==> flow/design.v <==
module ftdi_sync
(
     input           clk_i
    ,input           rst_i
    ,input           ftdi_rxf_i
    ,input           ftdi_txe_i
    ,input  [  7:0]  ftdi_data_in_i
    ,input           inport_valid_i
    ,input  [  7:0]  inport_data_i
    ,input           outport_accept_i
    ,output          ftdi_siwua_o
    ,output          ftdi_wrn_o
    ,output          ftdi_rdn_o
    ,output          ftdi_oen_o
    ,output [  7:0]  ftdi_data_out_o
    ,output          inport_accept_o
    ,output          outport_valid_o
    ,output [  7:0]  outport_data_o
);
wire [7:0] tx_data_w;
wire       tx_valid_w;
wire       tx_accept_w;
wire [6:0] tx_level_w;
ftdi_fifo
#(
    .WIDTH(8),
    .DEPTH(64),
    .ADDR_W(6),
    .COUNT_W(7)
)
u_fifo_out
(
    .clk_i(clk_i),
    .rst_i(rst_i),
    .push_i(inport_valid_i),
    .data_in_i(inport_data_i),
    .accept_o(inport_accept_o),
    .valid_o(tx_valid_w),
    .data_out_o(tx_data_w),
    .pop_i(tx_accept_w),
    .level_o(tx_level_w)
);
wire tx_empty_next_w = (tx_level_w <= 7'd1);
wire [7:0] rx_data_w  = ftdi_data_in_i;
wire       rx_valid_w = !ftdi_rdn_o && !ftdi_rxf_i;
wire       rx_accept_w;
wire [6:0] rx_level_w;
ftdi_fifo
#(
    .WIDTH(8),
    .DEPTH(64),
    .ADDR_W(6),
    .COUNT_W(7)
)
u_fifo_in
(
    .clk_i(clk_i),
    .rst_i(rst_i),
    .push_i(rx_valid_w),
    .data_in_i(rx_data_w),
    .accept_o(rx_accept_w),
    .valid_o(outport_valid_o),
    .data_out_o(outport_data_o),
    .pop_i(outport_accept_i),
    .level_o(rx_level_w)
);
wire rx_full_next_w = (rx_level_w >= 7'd63);
localparam STATE_W           = 2;
localparam STATE_IDLE        = 2'd0;
localparam STATE_TX          = 2'd1;
localparam STATE_RX          = 2'd2;
reg [STATE_W-1:0] state_q;
wire rx_space_w = rx_accept_w;
wire rx_ready_w = !ftdi_rxf_i;
wire tx_space_w = !ftdi_txe_i;
reg  tx_valid_q;
assign tx_accept_w = !tx_valid_q || (state_q == STATE_TX && tx_space_w);
always @ (posedge clk_i or posedge rst_i)
if (rst_i)
    tx_valid_q   <= 1'b0;
else if (tx_accept_w)
    tx_valid_q   <= tx_valid_w;
reg [STATE_W-1:0] next_state_r;
always @ *
begin
    next_state_r = state_q;
    case (state_q)
    STATE_IDLE :
    begin
        if (rx_ready_w && rx_space_w)
            next_state_r    = STATE_RX;
        else if (tx_space_w && (tx_valid_w || tx_valid_q))
            next_state_r    = STATE_TX;
    end
    STATE_RX :
    begin
        if (!rx_ready_w || rx_full_next_w)
            next_state_r  = STATE_IDLE;
    end
    STATE_TX :
    begin
        if (!tx_space_w || tx_empty_next_w)
            next_state_r  = STATE_IDLE;
    end    
    default:
        ;
   endcase
end
always @ (posedge clk_i or posedge rst_i)
if (rst_i)
    state_q   <= STATE_IDLE;
else
    state_q   <= next_state_r;
reg       rdn_q;
reg       wrn_q;
reg       oen_q;
reg [7:0] data_q;
always @ (posedge clk_i or posedge rst_i)
if (rst_i)
    oen_q   <= 1'b1;
else if (state_q == STATE_IDLE && next_state_r == STATE_RX)
    oen_q   <= 1'b0;
else if (state_q == STATE_RX && next_state_r == STATE_IDLE)
    oen_q   <= 1'b1;
always @ (posedge clk_i or posedge rst_i)
if (rst_i)
    rdn_q   <= 1'b1;
else if (state_q == STATE_IDLE && next_state_r == STATE_RX)
    rdn_q   <= 1'b0;
else if (state_q == STATE_RX && next_state_r == STATE_IDLE)
    rdn_q   <= 1'b1;
always @ (posedge clk_i or posedge rst_i)
if (rst_i)
    wrn_q   <= 1'b1;
else if (state_q == STATE_IDLE && next_state_r == STATE_TX)
    wrn_q   <= 1'b0;
else if (state_q == STATE_TX && next_state_r == STATE_IDLE)
    wrn_q   <= 1'b1;
always @ (posedge clk_i or posedge rst_i)
if (rst_i)
    data_q  <= 8'b0;
else if (tx_accept_w)
    data_q  <= tx_data_w;
assign ftdi_wrn_o      = wrn_q;
assign ftdi_rdn_o      = rdn_q;
assign ftdi_oen_o      = oen_q;
assign ftdi_data_out_o = data_q;
assign ftdi_siwua_o    = 1'b1;  
endmodule
module ftdi_fifo
#(
    parameter WIDTH   = 8,
    parameter DEPTH   = 4,
    parameter ADDR_W  = 2,
    parameter COUNT_W = 3
)
(
     input                clk_i
    ,input                rst_i
    ,input  [WIDTH-1:0]   data_in_i
    ,input                push_i
    ,input                pop_i
    ,output [WIDTH-1:0]   data_out_o
    ,output               accept_o
    ,output               valid_o
    ,output [COUNT_W-1:0] level_o
);
reg [WIDTH-1:0]   ram_q[DEPTH-1:0];
reg [ADDR_W-1:0]  rd_ptr_q;
reg [ADDR_W-1:0]  wr_ptr_q;
reg [COUNT_W-1:0] count_q;
always @ (posedge clk_i or posedge rst_i)
if (rst_i)
begin
    count_q   <= {(COUNT_W) {1'b0}};
    rd_ptr_q  <= {(ADDR_W) {1'b0}};
    wr_ptr_q  <= {(ADDR_W) {1'b0}};
end
else
begin
    if (push_i & accept_o)
    begin
        ram_q[wr_ptr_q] <= data_in_i;
        wr_ptr_q        <= wr_ptr_q + 1;
    end
    if (pop_i & valid_o)
        rd_ptr_q      <= rd_ptr_q + 1;
    if ((push_i & accept_o) & ~(pop_i & valid_o))
        count_q <= count_q + 1;
    else if (~(push_i & accept_o) & (pop_i & valid_o))
        count_q <= count_q - 1;
end
/*verilator lint_off WIDTH*/
assign valid_o       = (count_q != 0);
assign accept_o      = (count_q != DEPTH);
/*verilator lint_on WIDTH*/
assign data_out_o    = ram_q[rd_ptr_q];
assign level_o       = count_q;
endmodule
module ftdi_bridge
#(
     parameter MODE             = "SYNC"
    ,parameter CLK_DIV          = 2
    ,parameter GP_OUTPUTS       = 32
    ,parameter GP_INPUTS        = 32
    ,parameter GPIO_ADDRESS     = 32'hf0000000
    ,parameter GP_IN_EVENT_MASK = 0
    ,parameter AXI_ID           = 0
)
(
     input           clk_i
    ,input           rst_i
    ,input           ftdi_rxf_i
    ,input           ftdi_txe_i
    ,input  [  7:0]  ftdi_data_in_i
    ,input           mem_awready_i
    ,input           mem_wready_i
    ,input           mem_bvalid_i
    ,input  [  1:0]  mem_bresp_i
    ,input  [  3:0]  mem_bid_i
    ,input           mem_arready_i
    ,input           mem_rvalid_i
    ,input  [ 31:0]  mem_rdata_i
    ,input  [  1:0]  mem_rresp_i
    ,input  [  3:0]  mem_rid_i
    ,input           mem_rlast_i
    ,input  [ 31:0]  gp_inputs_i
    ,output          ftdi_siwua_o
    ,output          ftdi_wrn_o
    ,output          ftdi_rdn_o
    ,output          ftdi_oen_o
    ,output [  7:0]  ftdi_data_out_o
    ,output          mem_awvalid_o
    ,output [ 31:0]  mem_awaddr_o
    ,output [  3:0]  mem_awid_o
    ,output [  7:0]  mem_awlen_o
    ,output [  1:0]  mem_awburst_o
    ,output          mem_wvalid_o
    ,output [ 31:0]  mem_wdata_o
    ,output [  3:0]  mem_wstrb_o
    ,output          mem_wlast_o
    ,output          mem_bready_o
    ,output          mem_arvalid_o
    ,output [ 31:0]  mem_araddr_o
    ,output [  3:0]  mem_arid_o
    ,output [  7:0]  mem_arlen_o
    ,output [  1:0]  mem_arburst_o
    ,output          mem_rready_o
    ,output [ 31:0]  gp_outputs_o
);
localparam CMD_NOP          = 4'd0;
localparam CMD_WR           = 4'd1;
localparam CMD_RD           = 4'd2;
localparam CMD_GP_WR        = 4'd3;
localparam CMD_GP_RD        = 4'd4;
localparam CMD_GP_RD_CLR    = 4'd5;
localparam CMD_STREAM_ON    = 4'd6;
localparam CMD_STREAM_OFF   = 4'd7;
localparam LEN_W            = 12;
localparam DATA_W           = 8;
localparam STATE_W          = 4;
localparam STATE_IDLE       = 4'd0;
localparam STATE_CMD        = 4'd1;
localparam STATE_LEN        = 4'd2;
localparam STATE_ADDR0      = 4'd3;
localparam STATE_ADDR1      = 4'd4;
localparam STATE_ADDR2      = 4'd5;
localparam STATE_ADDR3      = 4'd6;
localparam STATE_WRITE      = 4'd7;
localparam STATE_READ       = 4'd8;
localparam STATE_DATA0      = 4'd9;
localparam STATE_DATA1      = 4'd10;
localparam STATE_DATA2      = 4'd11;
localparam STATE_DATA3      = 4'd12;
localparam STATE_GP_WR      = 4'd13;
localparam STATE_GP_RD      = 4'd14;
wire [DATA_W-1:0]   data_tx_w;
wire [DATA_W-1:0]   data_rx_w;
wire                wr_w;
wire                rd_w;
wire                wr_accept_w;
wire                rx_ready_w;
wire                read_skip_w;
reg [STATE_W-1:0]   state_q;
reg [LEN_W-1:0]     len_q;
reg [31:0]          mem_addr_q;
reg                 mem_cyc_q;
reg                 mem_wr_q;
reg [1:0]           data_idx_q;
reg [31:0]          data_q;
reg [GP_OUTPUTS-1:0] gp_out_q;
reg [GP_INPUTS-1:0]  gp_in_q;
wire magic_addr_w = (mem_addr_q == 32'd4026531840);
wire wr_byte_w = (state_q == STATE_WRITE) && rx_ready_w && !mem_cyc_q && (len_q != {LEN_W{1'b0}});
reg [STATE_W-1:0] next_state_r;
always @ *
begin
    next_state_r = state_q;
    case (state_q)
    STATE_IDLE :
    begin
        if (rx_ready_w)
            next_state_r    = STATE_CMD;
    end
    STATE_CMD :
    begin
        if (data_rx_w[3:0] == CMD_NOP)
            next_state_r  = STATE_IDLE;
        else if (data_rx_w[3:0] == CMD_WR || data_rx_w[3:0] == CMD_RD)
            next_state_r  = STATE_LEN;
        else if (data_rx_w[3:0] == CMD_GP_WR)
            next_state_r  = STATE_GP_WR;
        else if (data_rx_w[3:0] == CMD_GP_RD)
            next_state_r  = STATE_GP_RD;
        else
            next_state_r  = STATE_IDLE;
    end
    STATE_LEN :
    begin
        if (rx_ready_w)
            next_state_r  = STATE_ADDR0;
    end
    STATE_ADDR0 : if (rx_ready_w) next_state_r  = STATE_ADDR1;
    STATE_ADDR1 : if (rx_ready_w) next_state_r  = STATE_ADDR2;
    STATE_ADDR2 : if (rx_ready_w) next_state_r  = STATE_ADDR3;
    STATE_ADDR3 :
    begin
        if (rx_ready_w && mem_wr_q) 
            next_state_r  = STATE_WRITE;
        else if (rx_ready_w) 
            next_state_r  = STATE_READ;            
    end
    STATE_WRITE :
    begin
        if (len_q == {LEN_W{1'b0}} && (mem_bvalid_i || magic_addr_w))
            next_state_r  = STATE_IDLE;
        else
            next_state_r  = STATE_WRITE;
    end
    STATE_READ :
    begin
        if (mem_rvalid_i || magic_addr_w)
            next_state_r  = STATE_DATA0;
    end
    STATE_DATA0 :
    begin
        if (read_skip_w)
            next_state_r  = STATE_DATA1;
        else if (wr_accept_w && (len_q == {LEN_W{1'b0}}))
            next_state_r  = STATE_IDLE;
        else if (wr_accept_w)
            next_state_r  = STATE_DATA1;
    end
    STATE_DATA1 :
    begin
        if (read_skip_w)
            next_state_r  = STATE_DATA2;
        else if (wr_accept_w && (len_q == {LEN_W{1'b0}}))
            next_state_r  = STATE_IDLE;
        else if (wr_accept_w)
            next_state_r  = STATE_DATA2;
    end
    STATE_DATA2 :
    begin
        if (read_skip_w)
            next_state_r  = STATE_DATA3;
        else if (wr_accept_w && (len_q == {LEN_W{1'b0}}))
            next_state_r  = STATE_IDLE;
        else if (wr_accept_w)
            next_state_r  = STATE_DATA3;
    end
    STATE_DATA3 :
    begin
        if (wr_accept_w && (len_q != {LEN_W{1'b0}}))
            next_state_r  = STATE_READ;
        else if (wr_accept_w)
            next_state_r  = STATE_IDLE;
    end
    STATE_GP_WR :
    begin
        if (rx_ready_w)
            next_state_r  = STATE_IDLE;
    end
    STATE_GP_RD :
    begin
        if (wr_accept_w)
            next_state_r  = STATE_IDLE;
    end
    default:
        ;
   endcase
end
always @ (posedge clk_i or posedge rst_i)
if (rst_i)
    state_q   <= STATE_IDLE;
else
    state_q   <= next_state_r;
assign wr_w = (((state_q == STATE_DATA0) |
               (state_q == STATE_DATA1) |
               (state_q == STATE_DATA2) |
               (state_q == STATE_DATA3)) && !read_skip_w) |
              (state_q == STATE_GP_RD);
assign rd_w = (state_q == STATE_CMD) |
              (state_q == STATE_LEN) |
              (state_q == STATE_ADDR0) |
              (state_q == STATE_ADDR1) |
              (state_q == STATE_ADDR2) |
              (state_q == STATE_ADDR3) |
              (state_q == STATE_WRITE && !mem_cyc_q && len_q != {LEN_W{1'b0}}) |
              (state_q == STATE_GP_WR);
always @ (posedge clk_i or posedge rst_i)
if (rst_i)
    len_q       <= {LEN_W{1'b0}};
else if (state_q == STATE_CMD && rx_ready_w)
    len_q[11:8] <= data_rx_w[7:4];
else if (state_q == STATE_LEN && rx_ready_w)
    len_q[7:0]  <= data_rx_w[7:0];
else if (wr_byte_w)
    len_q       <= len_q - {{(LEN_W-1){1'b0}}, 1'b1};
else if (state_q == STATE_READ && ((mem_cyc_q && mem_rvalid_i) || magic_addr_w))
    len_q       <= len_q - {{(LEN_W-1){1'b0}}, 1'b1};
else if (((state_q == STATE_DATA0) || (state_q == STATE_DATA1) || (state_q == STATE_DATA2)) && wr_accept_w && !read_skip_w)
    len_q       <= len_q - {{(LEN_W-1){1'b0}}, 1'b1};
always @ (posedge clk_i or posedge rst_i)
if (rst_i)
    mem_addr_q        <= 'd0;
else if (state_q == STATE_ADDR0 && rx_ready_w)
    mem_addr_q[31:24] <= data_rx_w;
else if (state_q == STATE_ADDR1 && rx_ready_w)
    mem_addr_q[23:16] <= data_rx_w;
else if (state_q == STATE_ADDR2 && rx_ready_w)
    mem_addr_q[15:8]  <= data_rx_w;
else if (state_q == STATE_ADDR3 && rx_ready_w)
    mem_addr_q[7:0]   <= data_rx_w;
else if (state_q == STATE_WRITE && (mem_cyc_q && mem_bvalid_i))
    mem_addr_q        <= {mem_addr_q[31:2], 2'b0} + 'd4;
else if (state_q == STATE_READ && (mem_cyc_q && mem_rvalid_i))
    mem_addr_q        <= {mem_addr_q[31:2], 2'b0} + 'd4;
always @ (posedge clk_i or posedge rst_i)
if (rst_i)
    data_idx_q <= 2'b0;
else if (state_q == STATE_ADDR3)
    data_idx_q <= data_rx_w[1:0];
else if (wr_byte_w)
    data_idx_q <= data_idx_q + 2'd1;
else if (((state_q == STATE_DATA0) || (state_q == STATE_DATA1) || (state_q == STATE_DATA2)) && (data_idx_q != 2'b0))
    data_idx_q <= data_idx_q - 2'd1;
assign read_skip_w = (data_idx_q != 2'b0);
always @ (posedge clk_i or posedge rst_i)
if (rst_i)
    data_q <= 32'b0;
else if (state_q == STATE_IDLE)
    data_q <= {{(32-GP_INPUTS){1'b0}}, gp_in_q};
else if (wr_byte_w)
begin
    case (data_idx_q)
        2'd0: data_q[7:0]   <= data_rx_w;
        2'd1: data_q[15:8]  <= data_rx_w;
        2'd2: data_q[23:16] <= data_rx_w;
        2'd3: data_q[31:24] <= data_rx_w;
    endcase
end
else if (state_q == STATE_READ && mem_rvalid_i)
    data_q <= mem_rdata_i;
else if (((state_q == STATE_DATA0) || (state_q == STATE_DATA1) || (state_q == STATE_DATA2)) && (wr_accept_w || read_skip_w))
    data_q <= {8'b0, data_q[31:8]};
assign data_tx_w  = data_q[7:0];
assign mem_wdata_o = data_q;
reg mem_awvalid_q;
reg mem_awvalid_r;
reg mem_wvalid_q;
reg mem_wvalid_r;
always @ *
begin
    mem_awvalid_r = 1'b0;
    mem_wvalid_r  = 1'b0;
    if (mem_awvalid_o && !mem_awready_i)
        mem_awvalid_r = mem_awvalid_q;
    else if (mem_awvalid_o)
        mem_awvalid_r = 1'b0;
    else if (wr_byte_w && (data_idx_q == 2'd3 || len_q == 1))
        mem_awvalid_r = !magic_addr_w;
    if (mem_wvalid_o && !mem_wready_i)
        mem_wvalid_r = mem_wvalid_q;
    else if (mem_wvalid_o)
        mem_wvalid_r = 1'b0;
    else if (wr_byte_w && (data_idx_q == 2'd3 || len_q == 1))
        mem_wvalid_r = !magic_addr_w;
end
always @ (posedge clk_i or posedge rst_i)
if (rst_i)
begin
    mem_awvalid_q <= 1'b0;
    mem_wvalid_q  <= 1'b0;
end
else
begin
    mem_awvalid_q <= mem_awvalid_r;
    mem_wvalid_q  <= mem_wvalid_r;
end
assign mem_awvalid_o = mem_awvalid_q;
assign mem_wvalid_o  = mem_wvalid_q;
assign mem_awaddr_o  = {mem_addr_q[31:2], 2'b0};
assign mem_awid_o    = AXI_ID;
assign mem_awlen_o   = 8'b0;
assign mem_awburst_o = 2'b01;
assign mem_wlast_o   = 1'b1;
assign mem_bready_o = 1'b1;
reg mem_arvalid_q;
reg mem_arvalid_r;
always @ *
begin
    mem_arvalid_r = 1'b0;
    if (mem_arvalid_o && !mem_arready_i)
        mem_arvalid_r = mem_arvalid_q;
    else if (mem_arvalid_o)
        mem_arvalid_r = 1'b0;
    else if (state_q == STATE_READ && !mem_cyc_q)
        mem_arvalid_r = !magic_addr_w;
end
always @ (posedge clk_i or posedge rst_i)
if (rst_i)
    mem_arvalid_q <= 1'b0;
else
    mem_arvalid_q <= mem_arvalid_r;
assign mem_arvalid_o = mem_arvalid_q;
assign mem_araddr_o  = {mem_addr_q[31:2], 2'b0};
assign mem_arid_o    = AXI_ID;
assign mem_arlen_o   = 8'b0;
assign mem_arburst_o = 2'b01;
assign mem_rready_o  = 1'b1;
reg [3:0] mem_sel_q;
reg [3:0] mem_sel_r;
always @ *
begin
    mem_sel_r = 4'b1111;
    case (data_idx_q)
    2'd0: mem_sel_r = 4'b0001;
    2'd1: mem_sel_r = 4'b0011;
    2'd2: mem_sel_r = 4'b0111;
    2'd3: mem_sel_r = 4'b1111;
    endcase
    case (mem_addr_q[1:0])
    2'd0: mem_sel_r = mem_sel_r & 4'b1111;
    2'd1: mem_sel_r = mem_sel_r & 4'b1110;
    2'd2: mem_sel_r = mem_sel_r & 4'b1100;
    2'd3: mem_sel_r = mem_sel_r & 4'b1000;
    endcase
end
always @ (posedge clk_i or posedge rst_i)
if (rst_i)
    mem_sel_q    <= 4'b0;
else if (state_q == STATE_IDLE)
    mem_sel_q   <= 4'b1111;
else if (wr_byte_w && (data_idx_q == 2'd3 || len_q == 1))
    mem_sel_q   <= mem_sel_r;
assign mem_wstrb_o  = mem_sel_q;
always @ (posedge clk_i or posedge rst_i)
if (rst_i)
    mem_wr_q    <= 1'b0;
else if (state_q == STATE_CMD && rx_ready_w)
    mem_wr_q    <= (data_rx_w[3:0] == CMD_WR);
always @ (posedge clk_i or posedge rst_i)
if (rst_i == 1'b1)
    mem_cyc_q <= 1'b0;
else if (mem_arvalid_r || mem_awvalid_r)
    mem_cyc_q <= 1'b1;
else if (mem_bvalid_i || mem_rvalid_i)
    mem_cyc_q <= 1'b0;
reg gpio_wr_q;
always @ (posedge clk_i or posedge rst_i)
if (rst_i)
    gpio_wr_q <= 1'b0;
else if (magic_addr_w && wr_byte_w && (data_idx_q == 2'd3 || len_q == 1))
    gpio_wr_q <= 1'b1;
else
    gpio_wr_q <= 1'b0;
always @ (posedge clk_i or posedge rst_i)
if (rst_i)
    gp_out_q <= {(GP_OUTPUTS){1'b0}};
else if (state_q == STATE_GP_WR && rx_ready_w)
    gp_out_q <= {{(GP_OUTPUTS-8){1'b0}}, data_rx_w};
else if (gpio_wr_q)
    gp_out_q <= data_q[GP_OUTPUTS-1:0];
assign gp_outputs_o = gp_out_q;
reg [GP_INPUTS-1:0]  gp_in_r;
always @ *
begin
    if ((state_q == STATE_GP_RD) && wr_accept_w)
        gp_in_r = gp_inputs_i;
    else
        gp_in_r = (gp_in_q & GP_IN_EVENT_MASK) | gp_inputs_i;
end
always @ (posedge clk_i or posedge rst_i)
if (rst_i)
    gp_in_q <= {(GP_INPUTS){1'b0}};
else
    gp_in_q <= gp_in_r;
generate
if (1)
begin
    ftdi_sync
    u_sync
    (
        .clk_i(clk_i),
        .rst_i(rst_i),
        .ftdi_rxf_i(ftdi_rxf_i),
        .ftdi_txe_i(ftdi_txe_i),
        .ftdi_siwua_o(ftdi_siwua_o),
        .ftdi_wrn_o(ftdi_wrn_o),
        .ftdi_rdn_o(ftdi_rdn_o),
        .ftdi_oen_o(ftdi_oen_o),
        .ftdi_data_out_o(ftdi_data_out_o),
        .ftdi_data_in_i(ftdi_data_in_i),
        .outport_valid_o(rx_ready_w),
        .outport_data_o(data_rx_w),
        .outport_accept_i(rd_w),
        .inport_valid_i(wr_w),
        .inport_data_i(data_tx_w),
        .inport_accept_o(wr_accept_w)
    );
end
endgenerate
endmodule
# From RTL to reports: ftdi_bridge
# The steps from the RTL of ftdi_bridge to its reports follow in flow order.
# Lines are those of the file above, counted from 1.
# Operators: Yosys type, input widths -> output width; for muxes data width and select width s.
# Not given: n/a
[setup] top="ftdi_bridge" clock_port="clk_i" cell_library="sky130hd" corner="tt_025C_1v80"

# Elaborated design
# Yosys after proc, flatten, opt, wreduce and memory -nomap, before mapping. Print and check cells are not counted. Equal cells are merged and count once.
[classes] addsub=12 compare=2 eq_ne=306 muxes=107 n_logic=28 n_reduce_logical=236
[ops] op="$pmux 8 s64" n=2
[ops] op="$eq 6x6->1 const B" n=128
[ops] op="$reduce_and 3->1" n=128
[ops] op="$eq 6x5->1 const B" n=64
[ops] op="$mux 8" n=42
[ops] op="$eq 6x4->1 const B" n=32
[ops] op="$mux 4" n=31
[ops] op="$eq 6x3->1 const B" n=16
[ops] op="$mux 32" n=2
[ops] op="$pmux 4 s15" n=1
[ops] op="$eq 6x2->1 const B" n=8
[ops] op="$logic_and 1x1->1" n=42
[ops] op="$add 32x3->32 const B" n=1
[ops] op="$eq 32x32->1 const B" n=1
[ops] op="$pmux 4 s4" n=2
[ops] op="$eq 4x4->1 const B" n=7
[ops] op="$mux 7" n=4
[ops] op="$add 6x1->6 const B" n=4
[ops] op="$eq 6x1->1 const B" n=4
[ops] op="$logic_not 6->1" n=4
[ops] op="$eq 4x3->1 const B" n=5
[ops] op="$reduce_bool 2->1" n=8
[ops] op="$eq 4x2->1 const B" n=4
[ops] op="$reduce_and 4->1" n=4
[ops] op="$reduce_bool 15->1" n=1
[ops] op="$reduce_bool 3->1" n=5
[ops] op="$logic_or 1x1->1" n=14
[ops] op="$ne 2x1->1 const B" n=7
# Not listed: further kinds 32, cells in them 120.
[word_totals] reg_bits=1231 input_bits=94 output_inout_bits=178 elab_cells=851

# Depth
# Depth = most cells in a row (Yosys ltp): at word level without a register or memory, in the mapped netlist without a sequential cell, where the memories' decode and read muxes count.
[depth] ltp_word=12 ABC_AREA=1 mapped_depth=21 depth_no_buf=20

# Netlist
# The flow's flattened synthesis, as Yosys stat reports it; memories are mapped. The netlist is that of the ABC_AREA named above (0 if unset); the other value can give another one.
[types] cell_type="sky130_fd_sc_hd__edfxtp_1" n=1024 type_area_um2=3.07E+04
[types] cell_type="sky130_fd_sc_hd__dfrtp_1" n=215 type_area_um2=5380.16
[types] cell_type="sky130_fd_sc_hd__nand2_1" n=1383 type_area_um2=5.19E+03
[types] cell_type="sky130_fd_sc_hd__nor2_1" n=661 type_area_um2=2481.13
[types] cell_type="sky130_fd_sc_hd__inv_1" n=455 type_area_um2=1.71E+03
[types] cell_type="sky130_fd_sc_hd__nand3_1" n=297 type_area_um2=1.49E+03
[types] cell_type="sky130_fd_sc_hd__nand4_1" n=128 type_area_um2=800.768
[types] cell_type="sky130_fd_sc_hd__buf_4" n=104 type_area_um2=780.749
[types] cell_type="sky130_fd_sc_hd__o21ai_0" n=91 type_area_um2=455.437
[types] cell_type="sky130_fd_sc_hd__ha_1" n=35 type_area_um2=437.92
[types] cell_type="sky130_fd_sc_hd__xor2_1" n=47 type_area_um2=411.645
[types] cell_type="sky130_fd_sc_hd__a21oi_1" n=81 type_area_um2=405.389
[types] cell_type="sky130_fd_sc_hd__nor3_1" n=76 type_area_um2=380.365
[types] cell_type="sky130_fd_sc_hd__o2111ai_1" n=43 type_area_um2=376.611
[types] cell_type="sky130_fd_sc_hd__o211ai_1" n=48 type_area_um2=360.346
[types] cell_type="sky130_fd_sc_hd__a211oi_1" n=33 type_area_um2=247.738
[types] cell_type="sky130_fd_sc_hd__clkbuf_1" n=65 type_area_um2=243.984
[types] cell_type="sky130_fd_sc_hd__buf_2" n=44 type_area_um2=220.211
# Not listed: further types 44, cells in them 270.
[mapped] cell_count=5100 synth_area_um2=54100.6 seq_area_um2=36234.8 flip_flops=1243 buf_cells=230

# Worst setup path after synthesis
# Path of least setup slack by OpenSTA after synthesis, without wires, with an ideal clock, recovery checks aside; 20% of the period is set as input and as output delay. Where synthesis merged equal registers, the netlist keeps one of their names.
[synth_path] kind="input port to flip-flop" startpoint="input port rst_i" endpoint="register genblk1.u_sync.u_fifo_in.ram_q[15][0]" clock_period_ns=10.0 input_delay_ns=2.000 setup_ns=0.374 t_first_pin_ns=2.000 arrival_ns=7.735 required_time_ns=9.626 path_slack_ns=1.891 delay_ns=6.109 stages=3 path_buffers=0 synth_period_reached_ns=8.109
# "delay_ns" is the arrival time less input delay plus setup time.
# "stages" counts driving pins, that of a launching flip-flop among them; a cell with two outputs on the path counts twice.
# "synth_period_reached_ns" = period - worst setup slack (recovery checks aside). The figure is calculated, with input and output delays left at 20% of the set period.
# Between the ends stands the longest chain of elaborated cells between them, by number of cells; it is not shown to be the way that was timed. Of several equally long chains one is given.
# Each line given opens the expression or statement behind the cell; cells for indexed reads and writes are added by Yosys, which also makes memories of some case tables.
[synth_via] cell_sequence="sky130_fd_sc_hd__inv_1 sky130_fd_sc_hd__nand2_1 sky130_fd_sc_hd__nor2_1" elab_chain_len=2 cells_between=2 cone_lines=0 classes_between="logic: 1; reduce/logical: 1"
[synth_rtl] item="from (decl)" line=212 source=",input           rst_i"
[synth_rtl] item="$not 1->1"
[synth_rtl] item="$reduce_and 3->1"
[synth_rtl] item="to (assign)" line=183 source="ram_q[wr_ptr_q] <= data_in_i;"
[synth_rtl] item="to (decl)" line=168 source="reg [WIDTH-1:0]   ram_q[DEPTH-1:0];"

# Worst path after layout
# From the final timing report of flow run 1: the path of least setup slack in the routed layout; clock arrival at registers is part of the times.
[layout_path] kind="flip-flop to flip-flop" startpoint="register genblk1.u_sync.u_fifo_in.rd_ptr_q[0]" endpoint="register data_q[6]" clock_period_ns=3.84 setup_ns=0.06 t_first_pin_ns=0.75 arrival_ns=4.11 required_time_ns=4.52 path_slack_ns=0.40 stages=20 path_buffers=3
# Between the ends stands the longest chain of elaborated cells between them, by number of cells; it is not shown to be the way that was timed. Of several equally long chains one is given.
# At most two assigning lines are given for a register; there are more.
[layout_via] cell_sequence="sky130_fd_sc_hd__dfrtp_1 sky130_fd_sc_hd__inv_1 sky130_fd_sc_hd__ha_1 sky130_fd_sc_hd__nand3_2 sky130_fd_sc_hd__nor2_1 sky130_fd_sc_hd__buf_4 sky130_fd_sc_hd__nand2_1 sky130_fd_sc_hd__nand2_1 sky130_fd_sc_hd__nor3_1 sky130_fd_sc_hd__buf_4 sky130_fd_sc_hd__nand2_1 sky130_fd_sc_hd__nor2_1 sky130_fd_sc_hd__nand2_1 sky130_fd_sc_hd__nor2_2 sky130_fd_sc_hd__buf_4 sky130_fd_sc_hd__nand2_2 sky130_fd_sc_hd__nand2_2 sky130_fd_sc_hd__nand2_1 sky130_fd_sc_hd__nand2_1 sky130_fd_sc_hd__nand2_1" elab_chain_len=5 cells_between=68 cone_lines=4 classes_between="eq/ne: 63; mux: 4; reduce/logical: 1"
[layout_rtl] item="from (decl)" line=169 source="reg [ADDR_W-1:0]  rd_ptr_q;"
[layout_rtl] item="from (assign)" line=176 source="rd_ptr_q  <= {(ADDR_W) {1'b0}};"
[layout_rtl] item="from (assign)" line=187 source="rd_ptr_q      <= rd_ptr_q + 1;"
[layout_rtl] item="$eq 6x6->1" line=197 source="assign data_out_o    = ram_q[rd_ptr_q];"
[layout_rtl] item="$pmux 8 s64" line=197
[layout_rtl] item="$mux 8" line=456 source="case (data_idx_q)"
[layout_rtl] item="$mux 8" line=454 source="else if (wr_byte_w)"
[layout_rtl] item="$mux 8" line=452 source="else if (state_q == STATE_IDLE)"
[layout_rtl] item="to (assign)" line=453 source="data_q <= {{(32-GP_INPUTS){1'b0}}, gp_in_q};"
[layout_rtl] item="to (assign)" line=457 source="2'd0: data_q[7:0]   <= data_rx_w;"
[layout_rtl] item="to (decl)" line=290 source="reg [31:0]          data_q;"

Appendix: measured runs

Top module ftdi_bridge; platform sky130hd; tools Yosys and OpenROAD; 3 stored runs in no particular order. Input and output delays are each 20% of the period that was set; the output load is 0.01 pF.
"achieved_clock_period_ns": clock period set for the run, less the worst setup slack. It is reckoned from that one timing run; input and output delays stay at 20% of the period that was set.
By "worst_path_ns" is meant the share of the clock period that the worst setup path is allowed (20% is reserved at inputs, 20% at outputs), minus its slack. Clock arrival times at its registers enter into it.
"final_power_uw" is the tool's figure for a default switching activity; nothing was simulated.

[flow] flow run 1: files
==> flow/run.sh <==
#!/bin/bash
# the make line also repeats the synthesis and layout settings of config.mk as NAME=value (left out here)
make -C /OpenROAD-flow-scripts/flow DESIGN_CONFIG=/design/flow/config.mk WORK_HOME=/design/flow/orfs CLKGATE_MAP_FILE= finish
==> flow/config.mk <==
export PLATFORM = sky130hd
export DESIGN_NAME = ftdi_bridge
export DESIGN_NICKNAME = ftdi_bridge
export VERILOG_FILES = /design/flow/design.v
export SDC_FILE = /design/flow/constraint.sdc
export NUM_CORES = 4
export LEC_CHECK = 0
export ABC_AREA = 1
export CAP_MARGIN = 20
export CELL_PAD_IN_SITES_GLOBAL_PLACEMENT = 3
export CORE_MARGIN = 2
export CORE_UTILIZATION = 46
export MAX_ROUTING_LAYER = met5
export PLACE_DENSITY = 0.4
export SETUP_SLACK_MARGIN = 0.29
export SLEW_MARGIN = 25
export TNS_END_PERCENT = 70
==> flow/constraint.sdc <==
create_clock -name core_clock -period 3.84 [get_ports {clk_i}]
set_input_delay 0.7680 -clock core_clock [delete_from_list [all_inputs] [get_ports {clk_i}]]
set_output_delay 0.7680 -clock core_clock [all_outputs]
set_load 0.01 [all_outputs]

[flow] flow run 1: metrics
[metrics] synth_chip_area_um2 = 54100.6
[metrics] total_die_area_um2 = 120371.0
[metrics] layout_stdcell_area_um2 = 64495.6
[metrics] utilization_pct = 55.4
[metrics] ws_setup_ns = 0.404
[metrics] fin_tns_ns = 0.000
[metrics] worst_hold_slack_ns = 0.327
[metrics] final_power_uw = 46104
[metrics] achieved_clock_period_ns = 3.436
[metrics] worst_path_ns = 3.44
[metrics] critical_path_type = flip-flop to flip-flop

[flow] flow run 2: files
==> flow/run.sh <==
#!/bin/bash
# the make line also repeats the synthesis and layout settings of config.mk as NAME=value (left out here)
make -C /OpenROAD-flow-scripts/flow DESIGN_CONFIG=/design/flow/config.mk WORK_HOME=/design/flow/orfs CLKGATE_MAP_FILE= finish
==> flow/config.mk <==
export PLATFORM = sky130hd
export DESIGN_NAME = ftdi_bridge
export DESIGN_NICKNAME = ftdi_bridge
export VERILOG_FILES = /design/flow/design.v
export SDC_FILE = /design/flow/constraint.sdc
export NUM_CORES = 4
export LEC_CHECK = 0
export CAP_MARGIN = 20
export CORE_MARGIN = 2
export CORE_UTILIZATION = 40
export SETUP_SLACK_MARGIN = 1.07
export SLEW_MARGIN = 20
==> flow/constraint.sdc <==
create_clock -name core_clock -period 5.43 [get_ports {clk_i}]
set_input_delay 1.0860 -clock core_clock [delete_from_list [all_inputs] [get_ports {clk_i}]]
set_output_delay 1.0860 -clock core_clock [all_outputs]
set_load 0.01 [all_outputs]

[flow] flow run 2: metrics
[metrics] synth_chip_area_um2 = 51225.4
[metrics] total_die_area_um2 = 130943.0
[metrics] layout_stdcell_area_um2 = 60066.4
[metrics] utilization_pct = 47.2
[metrics] ws_setup_ns = 1.145
[metrics] fin_tns_ns = 0.000
[metrics] worst_hold_slack_ns = 0.441
[metrics] final_power_uw = 31227
[metrics] achieved_clock_period_ns = 4.285
[metrics] worst_path_ns = 4.29
[metrics] critical_path_type = flip-flop to flip-flop

[flow] flow run 3: files
==> flow/run.sh <==
#!/bin/bash
# the make line also repeats the synthesis and layout settings of config.mk as NAME=value (left out here)
make -C /OpenROAD-flow-scripts/flow DESIGN_CONFIG=/design/flow/config.mk WORK_HOME=/design/flow/orfs CLKGATE_MAP_FILE= finish
==> flow/config.mk <==
export PLATFORM = sky130hd
export DESIGN_NAME = ftdi_bridge
export DESIGN_NICKNAME = ftdi_bridge
export VERILOG_FILES = /design/flow/design.v
export SDC_FILE = /design/flow/constraint.sdc
export NUM_CORES = 4
export LEC_CHECK = 0
export ABC_AREA = 1
export CAP_MARGIN = 20
export CORE_ASPECT_RATIO = 1.15
export CORE_MARGIN = 7
export CORE_UTILIZATION = 26
export CTS_CLUSTER_DIAMETER = 244
export HOLD_SLACK_MARGIN = 0.13
export MAX_ROUTING_LAYER = met5
export MIN_ROUTING_LAYER = met1
export PLACE_DENSITY_LB_ADDON = 0.1
export SETUP_SLACK_MARGIN = 0.84
export SLEW_MARGIN = 30
export TNS_END_PERCENT = 35
==> flow/constraint.sdc <==
create_clock -name core_clock -period 3.11 [get_ports {clk_i}]
set_input_delay 0.6220 -clock core_clock [delete_from_list [all_inputs] [get_ports {clk_i}]]
set_output_delay 0.6220 -clock core_clock [all_outputs]
set_load 0.01 [all_outputs]

[flow] flow run 3: metrics
[metrics] synth_chip_area_um2 = 54100.6
[metrics] total_die_area_um2 = 221080.0
[metrics] layout_stdcell_area_um2 = 74242.5
[metrics] utilization_pct = 35.9
[metrics] ws_setup_ns = 0.157
[metrics] fin_tns_ns = 0.000
[metrics] worst_hold_slack_ns = 0.255
[metrics] final_power_uw = 65719
[metrics] achieved_clock_period_ns = 2.953
[metrics] worst_path_ns = 2.95
[metrics] critical_path_type = flip-flop to flip-flop
